==> flow/design.v <==
module avg(input clk, input [7:0]p1, input [7:0]p2, output reg [7:0]pout);
wire [7:0] outp;
assign outp = {1'b0 , p1[7:1]} + {1'b0 , p2[7:1]};
always@(posedge clk)
begin
	pout <= outp;
end 
endmodule
module subtract(input clk, input [7:0]p1, input [7:0]p2, output reg [7:0]pout);
wire [8:0] diff = {1'b0, p1} - {1'b0, p2};
wire [7:0] mag = diff[8] ? (8'd0 - diff[7:0]) : diff[7:0];
always@(posedge clk)
begin
	pout <= mag/2;
end 
endmodule
module wavelet_1d (clk ,pixel ,pix_out);
input clk ;
input [63:0] pixel ;
output reg [63:0] pix_out;
wire [63:0]pix_out_inter;
wire [63:0] out_illusion ;
genvar i;
	generate 
		for(i=0;i<4;i=i+1) 
		begin : name
			avg u0 (clk,pixel[16*i+7:16*i], pixel[16*i+15:16*i+8],out_illusion[8*i+7:8*i]);
			subtract u1 (clk,pixel[16*i+7:16*i], pixel[16*i+15:16*i+8],out_illusion[8*i+39:8*i+32]);
		end
	endgenerate 
	assign pix_out_inter = {out_illusion[31:0],out_illusion[63:32]};
always@(posedge clk)
	begin
		pix_out <= pix_out_inter;
	end
endmodule
module wavelet_2d (clk ,pixel_out1, pixel_out2 ,pixelcol_out1,pixelcol_out2,dwt_valid);
input clk ;
input [63:0] pixel_out1, pixel_out2 ;
output reg [63:0] pixelcol_out1,pixelcol_out2;
output reg dwt_valid;
wire [63:0]pixelcol1_inter,pixelcol2_inter;
wire [63:0] out_illusion20 ;
wire [63:0] out_illusion21;
genvar j;
	generate 
		for(j=0;j<8;j=j+1) 
		begin : name
			avg u0 (clk,pixel_out1[8*j+7:8*j], pixel_out2[8*j+7:8*j],out_illusion20[8*j+7:8*j]);
			subtract u1 (clk,pixel_out2[8*j+7:8*j], pixel_out1[8*j+7:8*j], out_illusion21[8*j+7:8*j]);
		end
	endgenerate 
	assign pixelcol1_inter = out_illusion20;
	assign pixelcol2_inter = out_illusion21;
always@(posedge clk)
	begin
		pixelcol_out1 <= pixelcol1_inter;
		pixelcol_out2 <= pixelcol2_inter;
	   dwt_valid <= 1'b1;
	end
endmodule
module DWT(clk, inp1,inp2,inp3,inp4,inp5,inp6,inp7,inp8, outp1,outp2,outp3,outp4,outp5,outp6,outp7,outp8,dwt_valid);
input clk;
input [63:0]inp1,inp2,inp3,inp4,inp5,inp6,inp7,inp8;
output [63:0] outp1,outp2,outp3,outp4,outp5,outp6,outp7,outp8;
output dwt_valid;
wire [63:0] inp_1d [7:0];
wire [63:0] out_1d [7:0];
wire dwt_valid1, dwt_valid2, dwt_valid3, dwt_valid4;
assign inp_1d [0] = inp1;
assign inp_1d [1] = inp2;
assign inp_1d [2] = inp3;
assign inp_1d [3] = inp4;
assign inp_1d [4] = inp5;
assign inp_1d [5] = inp6;
assign inp_1d [6] = inp7;
assign inp_1d [7] = inp8;
genvar j;
	generate 
		for(j=0;j<8;j=j+1) 
		begin : name
			wavelet_1d u0(clk,inp_1d[j],out_1d[j]);
		end
	endgenerate 
wavelet_2d x1 (clk, out_1d[0],out_1d[1],outp1,outp5,dwt_valid1);
wavelet_2d x2 (clk, out_1d[2],out_1d[3],outp2,outp6,dwt_valid2);
wavelet_2d x3 (clk, out_1d[4],out_1d[5],outp3,outp7,dwt_valid3);
wavelet_2d x4 (clk, out_1d[6],out_1d[7],outp4,outp8,dwt_valid4);
assign dwt_valid = dwt_valid1 && dwt_valid2 && dwt_valid3 && dwt_valid4;
endmodule
Wiki page: DWT / tool data

Tool chain data of DWT

Tool output for the design above before and after an edit, in the order of the flow.
Lines under "before" count in the file above, lines under "after" in the edited file.
"change" is "after" less "before", of the values as shown.
Operators: Yosys type, input widths -> output width; for muxes data width and select width s.
Library cell names are shortened.
A cell with n/a has no value.

Top: DWT
Clock input: clk
Standard-cell library: sky130hd
Corner: tt_025C_1v80

The edit

The edit as a unified diff against the file above.
A script made this edit. It changes what the design does and was not meant as an optimisation.

```diff
@@ -56,7 +56,7 @@
 	begin
 		pixelcol_out1 <= pixelcol1_inter;
-		pixelcol_out2 <= pixelcol2_inter;
 	   dwt_valid <= 1'b1;
 	end
+always @(*) pixelcol_out2 = pixelcol2_inter;
 endmodule
 module DWT(clk, inp1,inp2,inp3,inp4,inp5,inp6,inp7,inp8, outp1,outp2,outp3,outp4,outp5,outp6,outp7,outp8,dwt_valid);
```

Word-level counts

Yosys after proc, flatten, opt, wreduce and memory -nomap, before mapping. Enables and synchronous resets that opt folds into registers are not counted as muxes. Print and check cells are not counted. Equal cells are merged and count once.

Bit counts:

| item                            | before | after | change |
| register bits after elaboration | 1920   | 1696  | -224 |
| input bits                      | 513    | 513   | 0 |
| output and inout port bits      | 513    | 513   | 0 |
| word-level cells                | 400    | 396   | -4 |

Cells by class:

| item                  | before | after | change |
| add/sub/neg operators | 192    | 192   | 0 |
| mux-type cells        | 64     | 64    | 0 |

Operators with widths:

| operator            | before | after | change |
| $mux 8              | 64     | 64    | 0 |
| $sub 1x8->8 const A | 64     | 64    | 0 |
| $add 7x7->8         | 48     | 48    | 0 |
| $sub 8x8->9         | 48     | 48    | 0 |
| $add 6x6->7         | 16     | 16    | 0 |
| $sub 7x7->8         | 16     | 16    | 0 |

Longest topological paths

Yosys ltp: most cells in a row. Word level: on the elaborated netlist, between registers, memories and ports. Mapped: between sequential cells and ports; inverters and the memories' decode and read muxes count.

Depth:

| item                          | before | after | change |
| word-level depth              | 3      | 3     | 0 |
| ABC_AREA                      | 0      | 0     | n/a |
| gate-level depth with buffers | 10     | 10    | 0 |
| gate-level depth less buffers | 10     | 10    | 0 |

After synthesis

Source: synth_stat.txt of the flow (Yosys; design flattened, memories mapped). It holds for the ABC_AREA given above (unset counts as 0); a run with the other value may have another netlist.

Cell types:

| type     | before | after | change |
| dfxtp_1  | 1888   | 1664  | -224 |
| inv_1    | 1160   | 1160  | 0 |
| ha_1     | 992    | 992   | 0 |
| nor2_1   | 774    | 774   | 0 |
| xnor2_1  | 729    | 729   | 0 |
| a21oi_1  | 503    | 503   | 0 |
| o21bai_1 | 329    | 329   | 0 |
| xor2_1   | 246    | 246   | 0 |
| o31ai_1  | 144    | 144   | 0 |
| fa_1     | 128    | 128   | 0 |
| o21ai_0  | 112    | 112   | 0 |
| o21a_1   | 109    | 109   | 0 |
| nand3_1  | 106    | 106   | 0 |
| a211oi_1 | 86     | 86    | 0 |
| a31oi_1  | 82     | 82    | 0 |
| nor2b_1  | 64     | 64    | 0 |
| mux2_2   | 63     | 63    | 0 |
| buf_4    | 49     | 49    | 0 |

The list need not be complete.

Mapped netlist:

| item                           | before    | after     | change |
| standard cells after synthesis | 8029      | 7805      | -224 |
| chip area (Yosys) (mm²)        | 0.0825917 | 0.0781074 | -0.0044843 |
| area of sequential cells (mm²) | 0.0377962 | 0.0333119 | -0.0044843 |
| flip-flop cells                | 1888      | 1664      | -224 |
| buffers                        | 98        | 98        | 0 |

The figures by module come from a second, unflattened synthesis with its own total; it is not the netlist above.

Unflattened totals:

| item                                    | before  | after     | change |
| cell total of the unflattened synthesis | 8841    | 8585      | -256 |
| area (unflattened synthesis) (mm²)      | 0.08998 | 0.0848551 | -0.0051249 |

Each row is one instance without its submodules.

Modules, before:

| module     | times used | cells | area (mm²) | seq. area (mm²) |
| subtract   | 64         | 76    | 0.0006481  | 0.0001401 |
| avg        | 64         | 46    | 0.0004367  | 0.0001602 |
| wavelet_2d | 4          | 130   | 0.0025737  | 0.0025625 |
| wavelet_1d | 8          | 64    | 0.0012812  | 0.0012812 |
| DWT        | 1          | 1     | 0.0000088  | 0 |

Modules, after:

| module     | times used | cells | area (mm²) | seq. area (mm²) |
| subtract   | 64         | 76    | 0.0006481  | 0.0001401 |
| avg        | 64         | 46    | 0.0004367  | 0.0001602 |
| wavelet_1d | 8          | 64    | 0.0012812  | 0.0012812 |
| wavelet_2d | 4          | 66    | 0.0012925  | 0.0012812 |
| DWT        | 1          | 1     | 0.0000088  | 0 |

Worst setup path after synthesis

Path of least setup slack by OpenSTA after synthesis, without wires, with an ideal clock, recovery checks aside; 20% of the period is set as input and as output delay. Where synthesis merged equal registers, the netlist keeps one of their names.

Timing path post-synthesis:

| item                          | before                                 | after                                  | change |
| path type                     | input to register                      | input to register                      | n/a |
| start                         | input port inp1[0]                     | input port inp1[0]                     | n/a |
| end                           | register name[0].u0.name[0].u1.pout[6] | register name[0].u0.name[0].u1.pout[6] | n/a |
| clock period (ns)             | 4.5                                    | 4.5                                    | 0.0 |
| external input delay (ns)     | 0.900                                  | 0.900                                  | 0.000 |
| setup time (ns)               | 0.121                                  | 0.121                                  | 0.000 |
| time at the first pin (ns)    | 0.900                                  | 0.900                                  | 0.000 |
| data arrival time (ns)        | 2.556                                  | 2.556                                  | 0.000 |
| required time (ns)            | 4.379                                  | 4.379                                  | 0.000 |
| setup slack (ns)              | 1.823                                  | 1.823                                  | 0.000 |
| delay of the path (ns)        | 1.777                                  | 1.777                                  | 0.000 |
| stages                        | 10                                     | 10                                     | 0 |
| buffers on the path           | 0                                      | 0                                      | 0 |
| synthesis period reached (ns) | 2.677                                  | 2.677                                  | 0.000 |

"delay of the path" is the arrival time less input delay plus setup time.
"stages": output pins that drive a net of the path, with the launching flip-flop's if there is one; two outputs of one cell count as two.
"synthesis period reached" is the clock period less the worst setup slack; recovery checks do not enter. This is arithmetic on one report: input and output delays are still those of the set period (20% each).
Between the ends stands the longest chain of elaborated cells between them, by number of cells; it is not shown to be the way that was timed. Of several equally long chains one is given.
Each line given opens the expression or statement behind the cell; cells for indexed reads and writes are added by Yosys, which also makes memories of some case tables.

On the way, post-synthesis, before:
Path through: inv_1 > ha_1 > inv_1 > fa_1 > a211oi_1 > o21bai_1 > a21oi_1 > xor2_1 > a31oi_1 > xnor2_1
Cells in the longest elaborated chain: 3
Elaborated cells between the ends (all ways): 3
Source lines of those cells: 2
Those cells by class: add/sub: 2; mux: 1

Ends and longest elaborated chain, post-synthesis, before:

| item               | RTL line | text |
| start: declaration | 64       | `input [63:0]inp1,inp2,inp3,inp4,inp5,inp6,inp7,inp8;` |
| $sub 8x8->9        | 10       | `wire [8:0] diff = {1'b0, p1} - {1'b0, p2};` |
| $sub 1x8->8        | 11       | `wire [7:0] mag = diff[8] ? (8'd0 - diff[7:0]) : diff[7:0];` |
| $mux 8             | 11       |  |
| end: assignment    | 14       | `pout <= mag/2;` |
| end: declaration   | 9        | `module subtract(input clk, input [7:0]p1, input [7:0]p2, output reg [7:0]pout);` |

On the way, post-synthesis, after:
Path through: inv_1 > ha_1 > inv_1 > fa_1 > a211oi_1 > o21bai_1 > a21oi_1 > xor2_1 > a31oi_1 > xnor2_1
Cells in the longest elaborated chain: 3
Elaborated cells between the ends (all ways): 3
Source lines of those cells: 2
Those cells by class: add/sub: 2; mux: 1

Ends and longest elaborated chain, post-synthesis, after:

| item               | RTL line | text |
| start: declaration | 64       | `input [63:0]inp1,inp2,inp3,inp4,inp5,inp6,inp7,inp8;` |
| $sub 8x8->9        | 10       | `wire [8:0] diff = {1'b0, p1} - {1'b0, p2};` |
| $sub 1x8->8        | 11       | `wire [7:0] mag = diff[8] ? (8'd0 - diff[7:0]) : diff[7:0];` |
| $mux 8             | 11       |  |
| end: assignment    | 14       | `pout <= mag/2;` |
| end: declaration   | 9        | `module subtract(input clk, input [7:0]p1, input [7:0]p2, output reg [7:0]pout);` |

Timing after layout

Path of least setup slack in the final report of each run of set A (OpenROAD, finished layout, wires in). Where an end is a register, its clock arrival counts in the times.

Timing path after layout:

| item                       | before                        | after                         | change |
| path type                  | register to output            | register to output            | n/a |
| start                      | register x2.pixelcol_out1[48] | register x1.pixelcol_out1[20] | n/a |
| end                        | output port outp2[48]         | output port outp1[20]         | n/a |
| clock period (ns)          | 4.5                           | 4.5                           | 0.0 |
| output delay (ns)          | 0.90                          | 0.90                          | 0.00 |
| time at the first pin (ns) | 0.81                          | 0.80                          | -0.01 |
| data arrival time (ns)     | 1.92                          | 1.96                          | +0.04 |
| required time (ns)         | 3.60                          | 3.60                          | 0.00 |
| setup slack (ns)           | 1.68                          | 1.64                          | -0.04 |
| stages                     | 2                             | 2                             | 0 |
| buffers on the path        | 1                             | 1                             | 0 |

On the way, after layout, before:
Path through: dfxtp_1 > clkdlybuf4s50_1
Cells in the longest elaborated chain: 0
Elaborated cells between the ends (all ways): 0
Source lines of those cells: 0

Ends and longest elaborated chain, after layout, before:

| item               | RTL line | text |
| start: declaration | 40       | `output reg [63:0] pixelcol_out1,pixelcol_out2;` |
| start: assignment  | 57       | `pixelcol_out1 <= pixelcol1_inter;` |
| end: declaration   | 65       | `output [63:0] outp1,outp2,outp3,outp4,outp5,outp6,outp7,outp8;` |

On the way, after layout, after:
Path through: dfxtp_1 > clkdlybuf4s50_1
Cells in the longest elaborated chain: 0
Elaborated cells between the ends (all ways): 0
Source lines of those cells: 0

Ends and longest elaborated chain, after layout, after:

| item               | RTL line | text |
| start: declaration | 40       | `output reg [63:0] pixelcol_out1,pixelcol_out2;` |
| start: assignment  | 57       | `pixelcol_out1 <= pixelcol1_inter;` |
| end: declaration   | 65       | `output [63:0] outp1,outp2,outp3,outp4,outp5,outp6,outp7,outp8;` |

Flow runs

Both versions went through the flow (Yosys, OpenROAD) with the same settings in each pair. Constraints: input delay and output delay 20% of the set period each, output load 0.01 pF.

Flow settings, set A:
CORE_UTILIZATION: 40
period_ns: 4.5
CAP_MARGIN: 20
CORE_MARGIN: 2
SLEW_MARGIN: 20

Measured results, set A:

| item                                         | before    | after     | change |
| post-synthesis cell area (mm²)               | 0.0825917 | 0.0781074 | -0.0044843 |
| area of the die (mm²)                        | 0.210131  | 0.198818  | -0.011313 |
| standard-cell area of the final layout (mm²) | 0.102651  | 0.0970168 | -0.0056342 |
| utilization of the finished layout (%)       | 50.1      | 49.9      | -0.2 |
| setup slack of the worst path (ns)           | 1.681     | 1.638     | -0.043 |
| total negative slack (ns)                    | 0.000     | 0.000     | 0.000 |
| final worst hold slack (ns)                  | 0.293     | 0.304     | +0.011 |
| total power of the final layout (mW)         | 71.465    | 66.613    | -4.852 |
| reached clock period (ns)                    | 2.819     | 2.862     | +0.043 |

Flow settings, set B:
CELL_PAD_IN_SITES_DETAIL_PLACEMENT: 0
CELL_PAD_IN_SITES_GLOBAL_PLACEMENT: 1
CORE_MARGIN: 7
CORE_UTILIZATION: 44
GPL_TIMING_DRIVEN: 1
HOLD_SLACK_MARGIN: 0.25
MAX_ROUTING_LAYER: met5
PLACE_DENSITY_LB_ADDON: 0.02
period_ns: 2.42
CAP_MARGIN: 20
SLEW_MARGIN: 20

Measured results, set B:

| item                                         | before    | after     | change |
| post-synthesis cell area (mm²)               | 0.0825917 | 0.0781074 | -0.0044843 |
| area of the die (mm²)                        | 0.200037  | 0.189508  | -0.010529 |
| standard-cell area of the final layout (mm²) | 0.108627  | 0.103872  | -0.004755 |
| utilization of the finished layout (%)       | 58.4      | 58.9      | +0.5 |
| setup slack of the worst path (ns)           | 0.067     | 0.064     | -0.003 |
| total negative slack (ns)                    | 0.000     | 0.000     | 0.000 |
| final worst hold slack (ns)                  | 0.312     | 0.313     | +0.001 |
| total power of the final layout (mW)         | 134.908   | 127.236   | -7.672 |
| reached clock period (ns)                    | 2.353     | 2.356     | +0.003 |

By "reached clock period" is meant the clock period of the run minus its worst setup slack. This is arithmetic on one report: input and output delays are still those of the set period (20% each).
"total power of the final layout": no workload was simulated; the value follows from the tool's default switching activity.
